==> flow/design.v <==
module ula(clock,rst,a,b,r,op,sb,sa,enable,sinA, sinB);
	input [7:0]a;
	input [7:0]b;
	input op;
	input clock;
	input rst;
	output reg [8:0]r;
	output sa, sb;
	input sinA;
	input sinB;
	reg saa;
	reg sbb;
	reg sinal;
	input enable;
	reg [6:0]aa;
	reg [6:0]bb;
	reg [7:0]rr;
	reg [7:0]rr_n;
	reg sinal_n;
	always @(*) begin
		saa = sinA;
		sbb = sinB;
		aa = a[6:0];
		bb = b[6:0];
		rr_n = rr;
		sinal_n = sinal;
		case(op)
			0: begin
				if(saa == 0 && sbb == 0)begin
					rr_n = aa + bb;
					sinal_n = 0;
				end
				if(saa == 1 && sbb == 0)begin
					if(aa > bb)begin
						rr_n = aa - bb;
						sinal_n = saa;
					end
					else begin
						rr_n = bb - aa;
						sinal_n = sbb;
					end
				end
				if(saa == 0 && sbb == 1)begin
					if(aa > bb)begin
						rr_n = aa - bb;
						sinal_n = saa;
					end
					else begin
						rr_n = bb - aa;
						sinal_n = sbb;
					end
				end
				if(saa == 1 && sbb == 1)begin
					rr_n = aa + bb;
					sinal_n = 1;
				end
			end	
			1: begin
			sbb = ~sbb;
			if(saa == 0 && sbb == 0)begin
					rr_n = aa + bb;
					sinal_n = 0;
				end
				if(saa == 1 && sbb == 0)begin
					if(aa > bb)begin
						rr_n = aa - bb;
						sinal_n = saa;
					end
					else begin
						rr_n = bb - aa;
						sinal_n = sbb;
					end
				end
				if(saa == 0 && sbb == 1)begin
					if(aa > bb)begin
						rr_n = aa - bb;
						sinal_n = saa;
					end
					else begin
						rr_n = bb - aa;
						sinal_n = sbb;
					end
				end
				if(saa == 1 && sbb == 1)begin
					rr_n = aa + bb;
					sinal_n = 1;
				end
			end	
		endcase
	end
	always @(posedge clock) begin
		if (rst) begin
			rr <= 0;
			sinal <= 0;
		end
		else begin
			rr <= rr_n;
			sinal <= sinal_n;
		end
	end
	always @(posedge clock) begin
		if (rst) begin
			r <= 0;
		end
		else if (rr==0) begin
			r[8] <= 1;
			r[7:0] <= rr;
		end
		else begin
			r[8] <= ~sinal;
			r[7:0] <= rr;
		end
	end
	assign sa = saa;
	assign sb = sbb;
endmodule
module bcdout(saida,saida1,saida2,in,enable);
	input [8:0] in;
	output reg [6:0]saida;
	output reg [6:0]saida1;
	output reg [6:0]saida2;
	input enable;
	reg sinal;
	reg [7:0]uni;
	reg [7:0]dez;
	reg [7:0]dezz;
	reg [7:0]cen;
	reg [6:0] su, sd, sc;
	reg [7:0] aux;
	always @(*) begin
		sinal = 0;
		aux = 0;
		uni = 0;
		dezz = 0;
		dez = 0;
		cen = 0;
		if (enable) begin
			sinal = in[8];
			aux[7:0] = in[7:0];
			uni = aux%10;
			dezz = aux%100;
			dez = dezz/10;
			cen = aux/100;
			case(uni)
				8'b00000000: 
					saida = 7'b0000001;
	            8'b00000001: 
					saida = 7'b1001111;
	            8'b00000010: 
					saida = 7'b0010010;
	            8'b00000011: 
					saida = 7'b0000110;
	            8'b00000100: 
					saida = 7'b1001100;
	            8'b00000101: 
					saida = 7'b0100100;
	            8'b00000110: 
					saida = 7'b0100000;
	            8'b00000111: 
					saida = 7'b0001111;
	            8'b00001000: 
					saida = 7'b0000000;
	            8'b00001001: 
					saida = 7'b0000100;
				default:
					saida = 7'b1111110;
        endcase
        		case(dez)
				8'b00000000: 
					saida1 = 7'b0000001;
	            8'b00000001: 
					saida1 = 7'b1001111;
	            8'b00000010: 
					saida1 = 7'b0010010;
	            8'b00000011: 
					saida1 = 7'b0000110;
	            8'b00000100: 
					saida1 = 7'b1001100;
	            8'b00000101: 
					saida1 = 7'b0100100;
	            8'b00000110: 
					saida1 = 7'b0100000;
	            8'b00000111: 
					saida1 = 7'b0001111;
	            8'b00001000: 
					saida1 = 7'b0000000;
	            8'b00001001: 
					saida1 = 7'b0000100;
				default:
					saida1 = 7'b1111110;
        endcase
        case(cen)
				8'b00000000: 
					saida2 = 7'b0000001;
	            8'b00000001: 
					saida2 = 7'b1001111;
				8'b00000010: 
					saida2 = 7'b0010010;
				default:
					saida2 = 7'b1111110;
        endcase
		end
		else begin
				saida = 7'b1111111;
				saida1 = 7'b1111111;
				saida2 = 7'b1111111;
			end	
	end
endmodule
module Remoto(clk,rst,entrada,comando,su,sd,suB,sdB,saida_1,saida1_1,saida2_1,soma_result_1,sinal_A,sinal_B);
parameter inicia            = 2'b00;   
parameter inicia_1          = 2'b01;    
parameter leitura           = 2'b10; 
parameter zera_B    = 3'b010;
parameter zera_tudo = 3'b011;
parameter soma      = 3'b100;
parameter sub       = 3'b101;
parameter muda_sinal= 3'b110;
parameter  DESLIGADO = 0;
parameter  ESPERA = 1;
parameter limite_um      =  4095; 
parameter lid_zero      =  3594;  
parameter  RECEBE_A_DEZ = 2;
parameter  RECEBE_A_UNI = 3;
parameter  MUDA_SINAL_A = 4;
parameter  RECEBE_A_DEZ_B = 5;
parameter  RECEBE_A_UNI_B = 6;
parameter  MUDA_SINAL_B = 7;
parameter  ZERA_TUDO = 8;	
parameter lid_um  			=  3281;  
parameter tempo_zero      =  648;
parameter tempo_bit  =  312;
input         clk;      
input         rst;
input         entrada;    
output reg [7:0] comando;
output reg[6:0] su;
output reg[6:0] sd;
output reg[6:0] suB;
output reg[6:0] sdB; 
wire [8:0] soma_result;
output reg [8:0] soma_result_1;
reg [4:0] estado_m;
reg [7:0] vetorA;
reg [7:0] vetorA_aux;
reg [7:0] vetorA_2;
reg [7:0] vetorA_1;
reg [7:0] vetorB;
reg [7:0] vetorB_aux;
reg [7:0] vetorB_1;
reg [7:0] vetorB_2;
reg on;
output reg sinal_A;
output reg sinal_B;
reg    [11:0] contado_inicial;            
reg           contado_inicial_flag;      
reg [26:0]delay;
reg [2:0]op;
wire [6:0] saida;
wire [6:0] saida1;
wire [6:0] saida2;
output [6:0] saida_1;
output [6:0] saida1_1;
output [6:0] saida2_1;
reg    [11:0] contador_inicial;           
reg           contador_inicial_flag;    
reg    [11:0] contagem;           
reg           contagem_flag;     
reg     [5:0] bitcount;              
reg     [1:0] estado;             
reg    [31:0] dados_control;        
reg nova_mensagem;
reg    [8:0] sr;
reg   [26:0] dl;        
assign saida_1 = saida;
assign saida1_1 = saida1;
assign saida2_1 = saida2;
ula G1(.clock(clk),.rst(rst),.a(vetorA),.b(vetorB),.r(soma_result),.op(op), .enable(on), .sinA(sinal_A),.sinB(sinal_B));
bcdout G2(.saida(saida),.saida1(saida1),.saida2(saida2),.in(soma_result_1),.enable(on));
always @(posedge clk )
if (rst)
			 contado_inicial <= 0;
else if ((estado == inicia) && !entrada)
			 contado_inicial <= contado_inicial + 1'b1;
		else                           
			 contado_inicial <= 0;	              		 	
always @(posedge clk)	
if (rst)
			 contador_inicial <= 0;
else if ((estado == inicia_1) && entrada)
			 contador_inicial <= contador_inicial + 1'b1;
		else  
			 contador_inicial <= 0;	            		 	
always @(posedge clk )
if (rst)
			 contagem <= 0;
else if ((estado == leitura) && entrada)
			 contagem <= contagem + 1'b1;
		else
			 contagem <= 1'b0;        
always @(posedge clk)
if (rst)
	     bitcount <= 6'b0;
else if (estado == leitura)
		begin
			if (contagem == tempo_bit)
					bitcount <= bitcount + 1'b1; 
		end   
	  else
	     bitcount <= 6'b0;
always @(posedge clk) 
		if (rst)
			estado <= inicia;
		else
			case (estado)
 			    inicia  : if (contado_inicial > lid_zero)  
			  	              estado <= inicia_1; 
			    inicia_1: if (contador_inicial > lid_um)
			  	              estado <= leitura;
			    leitura : if ((contagem >= limite_um) || (bitcount >= 33))
			  					      estado <= inicia;
	        default  : estado <= inicia; 
			 endcase
always @(posedge clk)
	  if (rst)
			 dados_control <= 0;
	  else if (estado == leitura)
		begin
			 if (contagem >= tempo_zero) 
			    dados_control[bitcount-1'b1] <= 1'b1;  
		end
		else
			 dados_control <= 0;
always @(posedge clk)
	  if (rst) begin
			comando <= 0;
			nova_mensagem <= 1'b0;
	  end
	  else if (bitcount == 32) begin
			 if (dados_control[31:24] == ~dados_control[23:16])
			 begin		
				comando[7:0] <= dados_control[23:16]; 
			 	nova_mensagem <= 1'b1;
			 end
			 else
				  nova_mensagem <= 1'b0 ;
		end
		else begin
			nova_mensagem <= 1'b0 ;
		end
always @(posedge clk) begin
	sr = soma_result_1;
	dl = delay;
	if (rst) begin
		estado_m <= DESLIGADO;
		on <= 0;
		op <= 1;
		vetorA <= 8'b11111111;
		vetorB <= 8'b11111111;
		sinal_A <= 0;
		sinal_B <= 0;
		soma_result_1 <= 0;
		delay <= 0;
	end
	else begin
	if(sr==0)begin
		sr=9'b000000000;
	end
	else if(!on && sr[8]==0) begin
		sr[8]=1'b1;
	end
	case(estado_m)
		DESLIGADO: begin
				if(comando == 8'b00010010 && nova_mensagem)begin
					estado_m <= ESPERA;
					on <= 1;
					vetorA<=0;
					vetorB<=0;
					op<=0;
					if(soma_result==0)begin
						sr=9'b000000000;
					end
				end
			end
		ESPERA:begin
				if(comando == 8'b00010010 && nova_mensagem)begin 
					vetorA<=8'b11111111;
					vetorB<=8'b11111111;
					sr = 9'b100000000;
					estado_m <= DESLIGADO;
					on<=0;
				end
				else if(comando == 8'b00001111)begin  
					estado_m <=  RECEBE_A_DEZ;
					vetorA<=0;
					sinal_A<=0;
					sr = 9'b100000000;
				end
				else if(comando == 8'b00010000)begin  
					estado_m <=  ZERA_TUDO;
					vetorA<=0;
					vetorB<=0;
					sinal_A<=0;
					sinal_B<=0;
					sr = 9'b100000000;
				end
				else if(comando == 8'b00010011)begin 
					estado_m <= RECEBE_A_DEZ_B;
					vetorB<=0;
					sinal_B<=0;
					sr = 9'b100000000;
				end
				else if(comando == 8'b00011010)begin 
					op<=0;
					if(soma_result==0)begin
						sr=9'b000000000;
					end
					else begin
						sr = soma_result;
					end
				end
				else if(comando == 8'b00011110)begin 
					op<=1;
					if(soma_result==0)begin
						sr=9'b000000000;
					end
					else begin
					sr = soma_result;
					end
				end
			end
		ZERA_TUDO:begin
				estado_m <= RECEBE_A_DEZ;
				sr = 9'b100000000;
		end
		RECEBE_A_DEZ_B:begin
				if(comando >= 0 && comando < 10)begin
					vetorB <=comando;
					sinal_B <=0;
					estado_m <= RECEBE_A_UNI_B;
					dl = 0;
				end
			end	
		RECEBE_A_DEZ:begin
				if(comando >= 0 && comando < 10)begin
					vetorA <= comando;
					sinal_A <=0;
					estado_m <= RECEBE_A_UNI;
					dl = 0;
				end
			end	
		RECEBE_A_UNI:begin
			dl = dl + 1'b1;
				if((dl > 78125 && (comando >= 0 && comando < 10)) && nova_mensagem)begin
					vetorA<=vetorA * 10 + comando;
					estado_m <= MUDA_SINAL_A;
					dl = 0;
				end
				else if((dl > 78125 && comando > 9) && nova_mensagem)begin
					estado_m <= MUDA_SINAL_A;
					dl = 0;
				end
			end
		RECEBE_A_UNI_B:begin
			dl = dl + 1'b1;
				if((dl > 78125 && (comando >= 0 && comando < 10)) && nova_mensagem)begin
					vetorB<=vetorB * 10 + comando;
					estado_m <= MUDA_SINAL_B;
					dl = 0;
				end
				else if((dl > 78125 && comando > 9) && nova_mensagem)begin
					estado_m <= MUDA_SINAL_B;
					dl = 0;
				end
			end
		MUDA_SINAL_A:begin
			if(comando == 8'b00001100)begin
				sinal_A<=~sinal_A;
				estado_m <=ESPERA;
			end
			else if(comando > 9 && comando != 8'b00001100)begin
				estado_m <=ESPERA;
			end
		end
		MUDA_SINAL_B:begin
			if(comando == 8'b00001100 )begin
				sinal_B<=~sinal_B;
				estado_m <=ESPERA;
			end
			else if(comando > 9 && comando != 8'b00001100)begin
				estado_m <=ESPERA;
			end
		end
	endcase	
	soma_result_1 <= sr;
	delay <= dl;
	end
end
always @(*) begin
		vetorA_1 = 0;
		vetorA_2 = 0;
		su = 7'b1111111;
		sd = 7'b1111111;
		if(vetorA > 200) begin
			su = 7'b1111111;
			sd = 7'b1111111;
		end
		else begin
			vetorA_1 = vetorA%10;
			vetorA_2 = vetorA/10;
			case(vetorA_1)
				0: 
					su = 7'b0000001;
	            1: 
					su = 7'b1001111;
	            2: 
					su = 7'b0010010;
	            3: 
					su = 7'b0000110;
	            4: 
					su = 7'b1001100;
	            5: 
					su = 7'b0100100;
	            6: 
					su = 7'b0100000;
	            7: 
					su = 7'b0001111;
	            8: 
					su = 7'b0000000;
	            9: 
					su = 7'b0000100;
        endcase
	        case(vetorA_2)
		        	0: 
		        		sd = 7'b0000001;
			        1: 
			        	sd = 7'b1001111;
			        2: 
			        	sd = 7'b0010010;
			        3: 
			        	sd = 7'b0000110;
			        4: 
			        	sd = 7'b1001100;
			        5: 
			        	sd = 7'b0100100;
			        6: 
			        	sd = 7'b0100000;
			        7: 
			        	sd = 7'b0001111;
			        8: 
			        	sd = 7'b0000000;
			        9: 
			        	sd = 7'b0000100;
			endcase
		end	
	end
	always @(*) begin
		vetorB_1 = 0;
		vetorB_2 = 0;
		suB = 7'b1111111;
		sdB = 7'b1111111;
		if(vetorB > 200) begin
			suB = 7'b1111111;
			sdB = 7'b1111111;
		end
		else begin
			vetorB_1 = vetorB%10;
			vetorB_2 = vetorB/10;
			case(vetorB_1)
					0: 
						suB = 7'b0000001;
		            1: 
						suB = 7'b1001111;
		            2: 
						suB = 7'b0010010;
		            3: 
						suB = 7'b0000110;
		            4: 
						suB = 7'b1001100;
		            5: 
						suB = 7'b0100100;
		            6: 
						suB = 7'b0100000;
		            7: 
						suB = 7'b0001111;
		            8: 
						suB = 7'b0000000;
		            9: 
						suB = 7'b0000100;
	        endcase
	        case(vetorB_2)
		        	0: 
		        		sdB = 7'b0000001;
			        1: 
			        	sdB = 7'b1001111;
			        2: 
			        	sdB = 7'b0010010;
			        3: 
			        	sdB = 7'b0000110;
			        4: 
			        	sdB = 7'b1001100;
			        5: 
			        	sdB = 7'b0100100;
			        6: 
			        	sdB = 7'b0100000;
			        7: 
			        	sdB = 7'b0001111;
			        8: 
			        	sdB = 7'b0000000;
			        9: 
			        	sdB = 7'b0000100;
			endcase
		end
	end	
endmodule
# From RTL to reports: Remoto
# The steps from the RTL of Remoto to its reports follow in flow order.
# Line numbers count from 1 in the design file above.
# Operators carry their Yosys type and port widths (W data, S select, Z words).
# Not given: -
# setup
design	Remoto
clk_port	clk
cell_library	sky130hd
pvt_corner	tt_025C_1v80

# After elaboration
# Yosys after proc, flatten, opt, wreduce and memory -nomap, before mapping. Memory bits, and registers merged into a memory's read port (data or address), are not among the register bits. Print and check cells are not counted.
# Yosys's memory passes give these memory sizes; they may raise the number of words (mostly to a power of two), join words into wider ones and drop unused or constant bits.
# bits
register_bits	164
rom_bits	672
mem_count	6
word_cells	291
output_inout_bits	68
inputBits	3
# op_classes
logic	14
mul	2
mux	108
compare	12
n_reduce_logical	56
shift	1
equal	51
add_sub_neg	12
n_div	8
# mem_list
name	words	width	rd	write_ports	line_no	text
(name not given)	16	7	1	0	569	case(vetorB_1)
(name not given)	16	7	1	0	591	case(vetorB_2)
(name not given)	16	7	1	0	511	case(vetorA_1)
(name not given)	16	7	1	0	533	case(vetorA_2)
(name not given)	16	7	1	0	144	case(uni)
(name not given)	16	7	1	0	168	case(dez)
# ops
operator	count
$div A8 B4 Y32 const B	3
$mod A8 B4 Y32 const B	3
$div A8 B7 Y32 const B	1
$mod A8 B7 Y32 const B	1
$mux W8	21
$mux W7	13
$mux W27	3
$mux W9	9
$mux W5	13
$pmux W8 S4	2
$pmux W27 S2	1
$mul A8 B3 Y7 const B	2
$eq A8 B5 Y1 const B	5
$pmux W5 S8	1
$add A12 B1 Y12 const B	3
$mux W1	33
$shift A1 B7 Y32 const A	1
$and A32 B32 Y32	1
$or A32 B32 Y32	1
$not A32 Y32	1
$ne A2 B2 Y1 const B	15
$add A27 B1 Y27 const B	1
$gt A27 B17 Y1 const B	1
$pmux W9 S3	1
$gt A12 B12 Y1 const B	2
$logic_not A4 Y1	6
$pmux W7 S3	1
$eq A5 B3 Y1 const B	4
# Other operator kinds: 57; their cells: 115.

# Logic depth
# Yosys ltp: most cells in a row. Word level: on the elaborated netlist, between registers, memories and ports. Mapped: between sequential cells and ports; inverters and the memories' decode and read muxes count.
# logic_depth
depth_word	11
ABC_AREA	0
mapped_depth	28
ltp_nobuf	26

# After synthesis
# The flow's flattened synthesis, as Yosys stat reports it; memories are mapped. The netlist is that of the ABC_AREA named above (0 if unset); the other value can give another one.
# Totals and module areas in this step are rounded.
# mapped
ffs	153
buf_cells	87
area_um2	13500
sequential_area_um2	3060
mapped_cells	1786
# types
cell	count	type_area_um2
sky130_fd_sc_hd__dfxtp_1	153	3.06E+03
sky130_fd_sc_hd__ha_1	120	1501.44
sky130_fd_sc_hd__nor2_1	204	765.734
sky130_fd_sc_hd__a21oi_1	125	625.6
sky130_fd_sc_hd__o21ai_0	125	625.6
sky130_fd_sc_hd__nand2_1	154	578.054
sky130_fd_sc_hd__xnor2_1	59	516.746
sky130_fd_sc_hd__xor2_1	52	455.437
sky130_fd_sc_hd__nand3_1	65	325.312
sky130_fd_sc_hd__mux2i_1	29	290.278
sky130_fd_sc_hd__inv_1	71	266.506
sky130_fd_sc_hd__nor3_1	52	260.25
sky130_fd_sc_hd__o31ai_1	32	240.23
sky130_fd_sc_hd__clkbuf_1	61	228.97
sky130_fd_sc_hd__a21o_1	25	187.68
sky130_fd_sc_hd__and3_1	27	168.912
sky130_fd_sc_hd__a221oi_1	19	166.41
sky130_fd_sc_hd__nor2b_1	26	162.656
# Not listed: further types 83, cells in them 387.
# The figures by module come from a second, unflattened synthesis with its own total; it is not the netlist above.
# unflattened
hier_cells	2001
hier_area_um2	15200
# Rows give one instance, submodules left out.
# by_module
mod	area_um2	mod_seq_area_um2	cells	n_inst
Remoto	10700	2700	1362	1
bcdout	2910	0.0	442	1
ula	1630	360	197	1

# Path before layout
# OpenSTA on the mapped netlist: ideal clock, no wires. The path of least setup slack (recovery checks aside). Input and output delay are each 20% of the period. Register names are those of the netlist, which keeps one name where synthesis merged equal registers.
# synth_timing
path_kind	flip-flop to output port
from	reg soma_result_1[4]
to	out saida1_1[5]
launch_ps	0
out_delay_ps	2800
path_delay_ps	5686
path_buffers	2
tclk_ps	14000
t_arrival_ps	5686
slack_ps	5514
stages	27
required_ps	11200
period_less_setup_slack_ps	8486
# "path_delay_ps" = arrival - input delay + setup time.
# A path that ends at an output port has no setup time.
# "stages": output pins that drive a net of the path, with the launching flip-flop's if there is one; two outputs of one cell count as two.
# "period_less_setup_slack_ps" is the clock period less the worst setup slack; recovery checks do not enter. This is arithmetic on one report: input and output delays are still those of the set period (20% each).
# Between the ends stands the longest chain of elaborated cells between them, by number of cells; it is not shown to be the way that was timed. Of several equally long chains one is given.
# Each line given opens the expression or statement behind the cell; cells for indexed reads and writes are added by Yosys, which also makes memories of some case tables.
# The chain passes a memory read, where the word-level depth is cut; so it can be longer than that depth.
# synth_between
cell_sequence	sky130_fd_sc_hd__dfxtp_1 -> sky130_fd_sc_hd__buf_4 -> sky130_fd_sc_hd__inv_1 -> sky130_fd_sc_hd__ha_1 -> sky130_fd_sc_hd__or2_1 -> sky130_fd_sc_hd__a21oi_2 -> sky130_fd_sc_hd__inv_1 -> sky130_fd_sc_hd__ha_1 -> sky130_fd_sc_hd__o31ai_1 -> sky130_fd_sc_hd__nor4_1 -> sky130_fd_sc_hd__nor2_1 -> sky130_fd_sc_hd__ha_1 -> sky130_fd_sc_hd__or3_1 -> sky130_fd_sc_hd__ha_1 -> sky130_fd_sc_hd__o21ai_0 -> sky130_fd_sc_hd__o211ai_1 -> sky130_fd_sc_hd__a211o_1 -> sky130_fd_sc_hd__buf_2 -> sky130_fd_sc_hd__maj3_2 -> sky130_fd_sc_hd__mux2_2 -> sky130_fd_sc_hd__a221o_1 -> sky130_fd_sc_hd__o21ai_2 -> sky130_fd_sc_hd__inv_1 -> sky130_fd_sc_hd__ha_1 -> sky130_fd_sc_hd__inv_1 -> sky130_fd_sc_hd__a21boi_0 -> sky130_fd_sc_hd__o21ai_0
elab_chain_len	5
cells_between	6
cone_lines	4
cone_classes	2 x div; 2 x mux; 1 x reduce/logical; 1 x memory
# synth_lines
element	line_no	text
start, declared	242	output reg [8:0] soma_result_1;
start, assigned	362	soma_result_1 <= 0;
start, assigned	495	soma_result_1 <= sr;
$mod A8 B7 Y32	141	dezz = aux%100;
$div A8 B4 Y32	142	dez = dezz/10;
$mem_v2 Z16 W7	168	case(dez)
$mux W7	168
$mux W7	137	if (enable) begin
end, declared	263	output [6:0] saida1_1;

# Timing after layout
# Path of least setup slack in the final report of run 2 (OpenROAD, finished layout, wires in). Where an end is a register, its clock arrival counts in the times.
# The path's times are printed in steps of 10 ps; the period is the one set.
# layout_timing
path_kind	flip-flop to output port
from	reg soma_result_1[5]
to	out saida1_1[6]
t_arrival_ps	5540
slack_ps	-250
launch_ps	420
stages	25
path_buffers	3
out_delay_ps	1320
required_ps	5290
tclk_ps	6610
# Between the ends stands the longest chain of elaborated cells between them, by number of cells; it is not shown to be the way that was timed. Of several equally long chains one is given.
# The chain passes a memory read, where the word-level depth is cut; so it can be longer than that depth.
# layout_between
cell_sequence	sky130_fd_sc_hd__dfxtp_2 -> sky130_fd_sc_hd__inv_2 -> sky130_fd_sc_hd__ha_2 -> sky130_fd_sc_hd__o211ai_1 -> sky130_fd_sc_hd__and2_4 -> sky130_fd_sc_hd__buf_6 -> sky130_fd_sc_hd__a211oi_4 -> sky130_fd_sc_hd__o21ai_2 -> sky130_fd_sc_hd__a21oi_2 -> sky130_fd_sc_hd__nor2_1 -> sky130_fd_sc_hd__ha_2 -> sky130_fd_sc_hd__or3_4 -> sky130_fd_sc_hd__ha_4 -> sky130_fd_sc_hd__o21ai_4 -> sky130_fd_sc_hd__o211ai_1 -> sky130_fd_sc_hd__a211o_1 -> sky130_fd_sc_hd__maj3_2 -> sky130_fd_sc_hd__mux2_4 -> sky130_fd_sc_hd__a221o_1 -> sky130_fd_sc_hd__o21ai_2 -> sky130_fd_sc_hd__inv_2 -> sky130_fd_sc_hd__buf_6 -> sky130_fd_sc_hd__ha_4 -> sky130_fd_sc_hd__a211o_1 -> sky130_fd_sc_hd__buf_2
elab_chain_len	5
cells_between	6
cone_lines	4
cone_classes	2 x div; 2 x mux; 1 x reduce/logical; 1 x memory
# layout_lines
element	line_no	text
start, declared	242	output reg [8:0] soma_result_1;
start, assigned	362	soma_result_1 <= 0;
start, assigned	495	soma_result_1 <= sr;
$mod A8 B7 Y32	141	dezz = aux%100;
$div A8 B4 Y32	142	dez = dezz/10;
$mem_v2 Z16 W7	168	case(dez)
$mux W7	168
$mux W7	137	if (enable) begin
end, declared	263	output [6:0] saida1_1;

==> runs of Remoto <==
Measured data: module Remoto, platform sky130hd, 3 stored runs of the flow under differing settings, order arbitrary. Input and output delays are each 20% of the period that was set; the output load is 0.01 pF.
"timing.achieved_period_ps": clock period set for the run, less the worst setup slack. It is reckoned from that one timing run; input and output delays stay at 20% of the period that was set.
"worst_setup_path_time_ps" means the part of the period allowed to the worst setup path (the constraints hold back 20% at inputs and 20% at outputs) less its slack; where the path has registers, the arrival times of their clocks count too.
"total_power_mw": no workload was simulated; the value follows from the tool's default switching activity.
"worst_setup_path_time_ps" is known to 10 ps.
Results are given in rounded form.

Run 1, flow files:
==> flow/run.sh <==
#!/bin/bash
# the make line also repeats the synthesis and layout settings of config.mk as NAME=value (left out here)
make -C /OpenROAD-flow-scripts/flow DESIGN_CONFIG=/design/flow/config.mk WORK_HOME=/design/flow/orfs CLKGATE_MAP_FILE= finish
==> flow/config.mk <==
export PLATFORM = sky130hd
export DESIGN_NAME = Remoto
export DESIGN_NICKNAME = Remoto
export VERILOG_FILES = /design/flow/design.v
export SDC_FILE = /design/flow/constraint.sdc
export NUM_CORES = 4
export LEC_CHECK = 0
export ABC_AREA = 1
export CAP_MARGIN = 20
export CELL_PAD_IN_SITES_GLOBAL_PLACEMENT = 3
export CORE_ASPECT_RATIO = 0.6
export CORE_MARGIN = 3
export CORE_UTILIZATION = 71
export CTS_CLUSTER_DIAMETER = 346
export CTS_CLUSTER_SIZE = 59
export GPL_ROUTABILITY_DRIVEN = 1
export GPL_TIMING_DRIVEN = 0
export MAX_ROUTING_LAYER = met4
export MIN_ROUTING_LAYER = met1
export PLACE_DENSITY = 0.89
export SETUP_SLACK_MARGIN = 0.15
export SLEW_MARGIN = 20
==> flow/constraint.sdc <==
create_clock -name core_clock -period 10.4 [get_ports {clk}]
set_input_delay 2.0800 -clock core_clock [delete_from_list [all_inputs] [get_ports {clk}]]
set_output_delay 2.0800 -clock core_clock [all_outputs]
set_load 0.01 [all_outputs]

Run 1: unfinished; error GPL-0301 in placement

Run 2, flow files:
==> flow/run.sh <==
#!/bin/bash
# the make line also repeats the synthesis and layout settings of config.mk as NAME=value (left out here)
make -C /OpenROAD-flow-scripts/flow DESIGN_CONFIG=/design/flow/config.mk WORK_HOME=/design/flow/orfs CLKGATE_MAP_FILE= finish
==> flow/config.mk <==
export PLATFORM = sky130hd
export DESIGN_NAME = Remoto
export DESIGN_NICKNAME = Remoto
export VERILOG_FILES = /design/flow/design.v
export SDC_FILE = /design/flow/constraint.sdc
export NUM_CORES = 4
export LEC_CHECK = 0
export CAP_MARGIN = 20
export CELL_PAD_IN_SITES_DETAIL_PLACEMENT = 1
export CORE_MARGIN = 2
export CORE_UTILIZATION = 40
export CTS_CLUSTER_DIAMETER = 118
export CTS_CLUSTER_SIZE = 99
export MIN_ROUTING_LAYER = met1
export PLACE_DENSITY_LB_ADDON = 0.18
export SETUP_SLACK_MARGIN = 1.61
export SLEW_MARGIN = 20
export TNS_END_PERCENT = 15
==> flow/constraint.sdc <==
create_clock -name core_clock -period 6.61 [get_ports {clk}]
set_input_delay 1.3220 -clock core_clock [delete_from_list [all_inputs] [get_ports {clk}]]
set_output_delay 1.3220 -clock core_clock [all_outputs]
set_load 0.01 [all_outputs]

==> results of run 2, as CSV <==
result,value
tns_ps,-1100
worst_setup_path_time_ps,5540
critical_path_type,"flip-flop to output port"
util_pct,51.2
timing.setup.ws_ps,-252
total_power_mw,1.93
final_cell_area_um2,17100
hold_ws_ps,447
synth_area_um2,13500
die_um2,35300
timing.achieved_period_ps,6862

Run 3, flow files:
==> flow/run.sh <==
#!/bin/bash
# the make line also repeats the synthesis and layout settings of config.mk as NAME=value (left out here)
make -C /OpenROAD-flow-scripts/flow DESIGN_CONFIG=/design/flow/config.mk WORK_HOME=/design/flow/orfs CLKGATE_MAP_FILE= finish
==> flow/config.mk <==
export PLATFORM = sky130hd
export DESIGN_NAME = Remoto
export DESIGN_NICKNAME = Remoto
export VERILOG_FILES = /design/flow/design.v
export SDC_FILE = /design/flow/constraint.sdc
export NUM_CORES = 4
export LEC_CHECK = 0
export ABC_AREA = 0
export CAP_MARGIN = 20
export CELL_PAD_IN_SITES_GLOBAL_PLACEMENT = 3
export CORE_MARGIN = 3
export CORE_UTILIZATION = 71
export CTS_CLUSTER_DIAMETER = 346
export CTS_CLUSTER_SIZE = 59
export GPL_ROUTABILITY_DRIVEN = 1
export MAX_ROUTING_LAYER = met4
export PLACE_DENSITY_LB_ADDON = 0.04
export SETUP_SLACK_MARGIN = 2.83
export SLEW_MARGIN = 20
==> flow/constraint.sdc <==
create_clock -name core_clock -period 10.4 [get_ports {clk}]
set_input_delay 2.0800 -clock core_clock [delete_from_list [all_inputs] [get_ports {clk}]]
set_output_delay 2.0800 -clock core_clock [all_outputs]
set_load 0.01 [all_outputs]

Run 3: unfinished; error FLW-0024 in placement
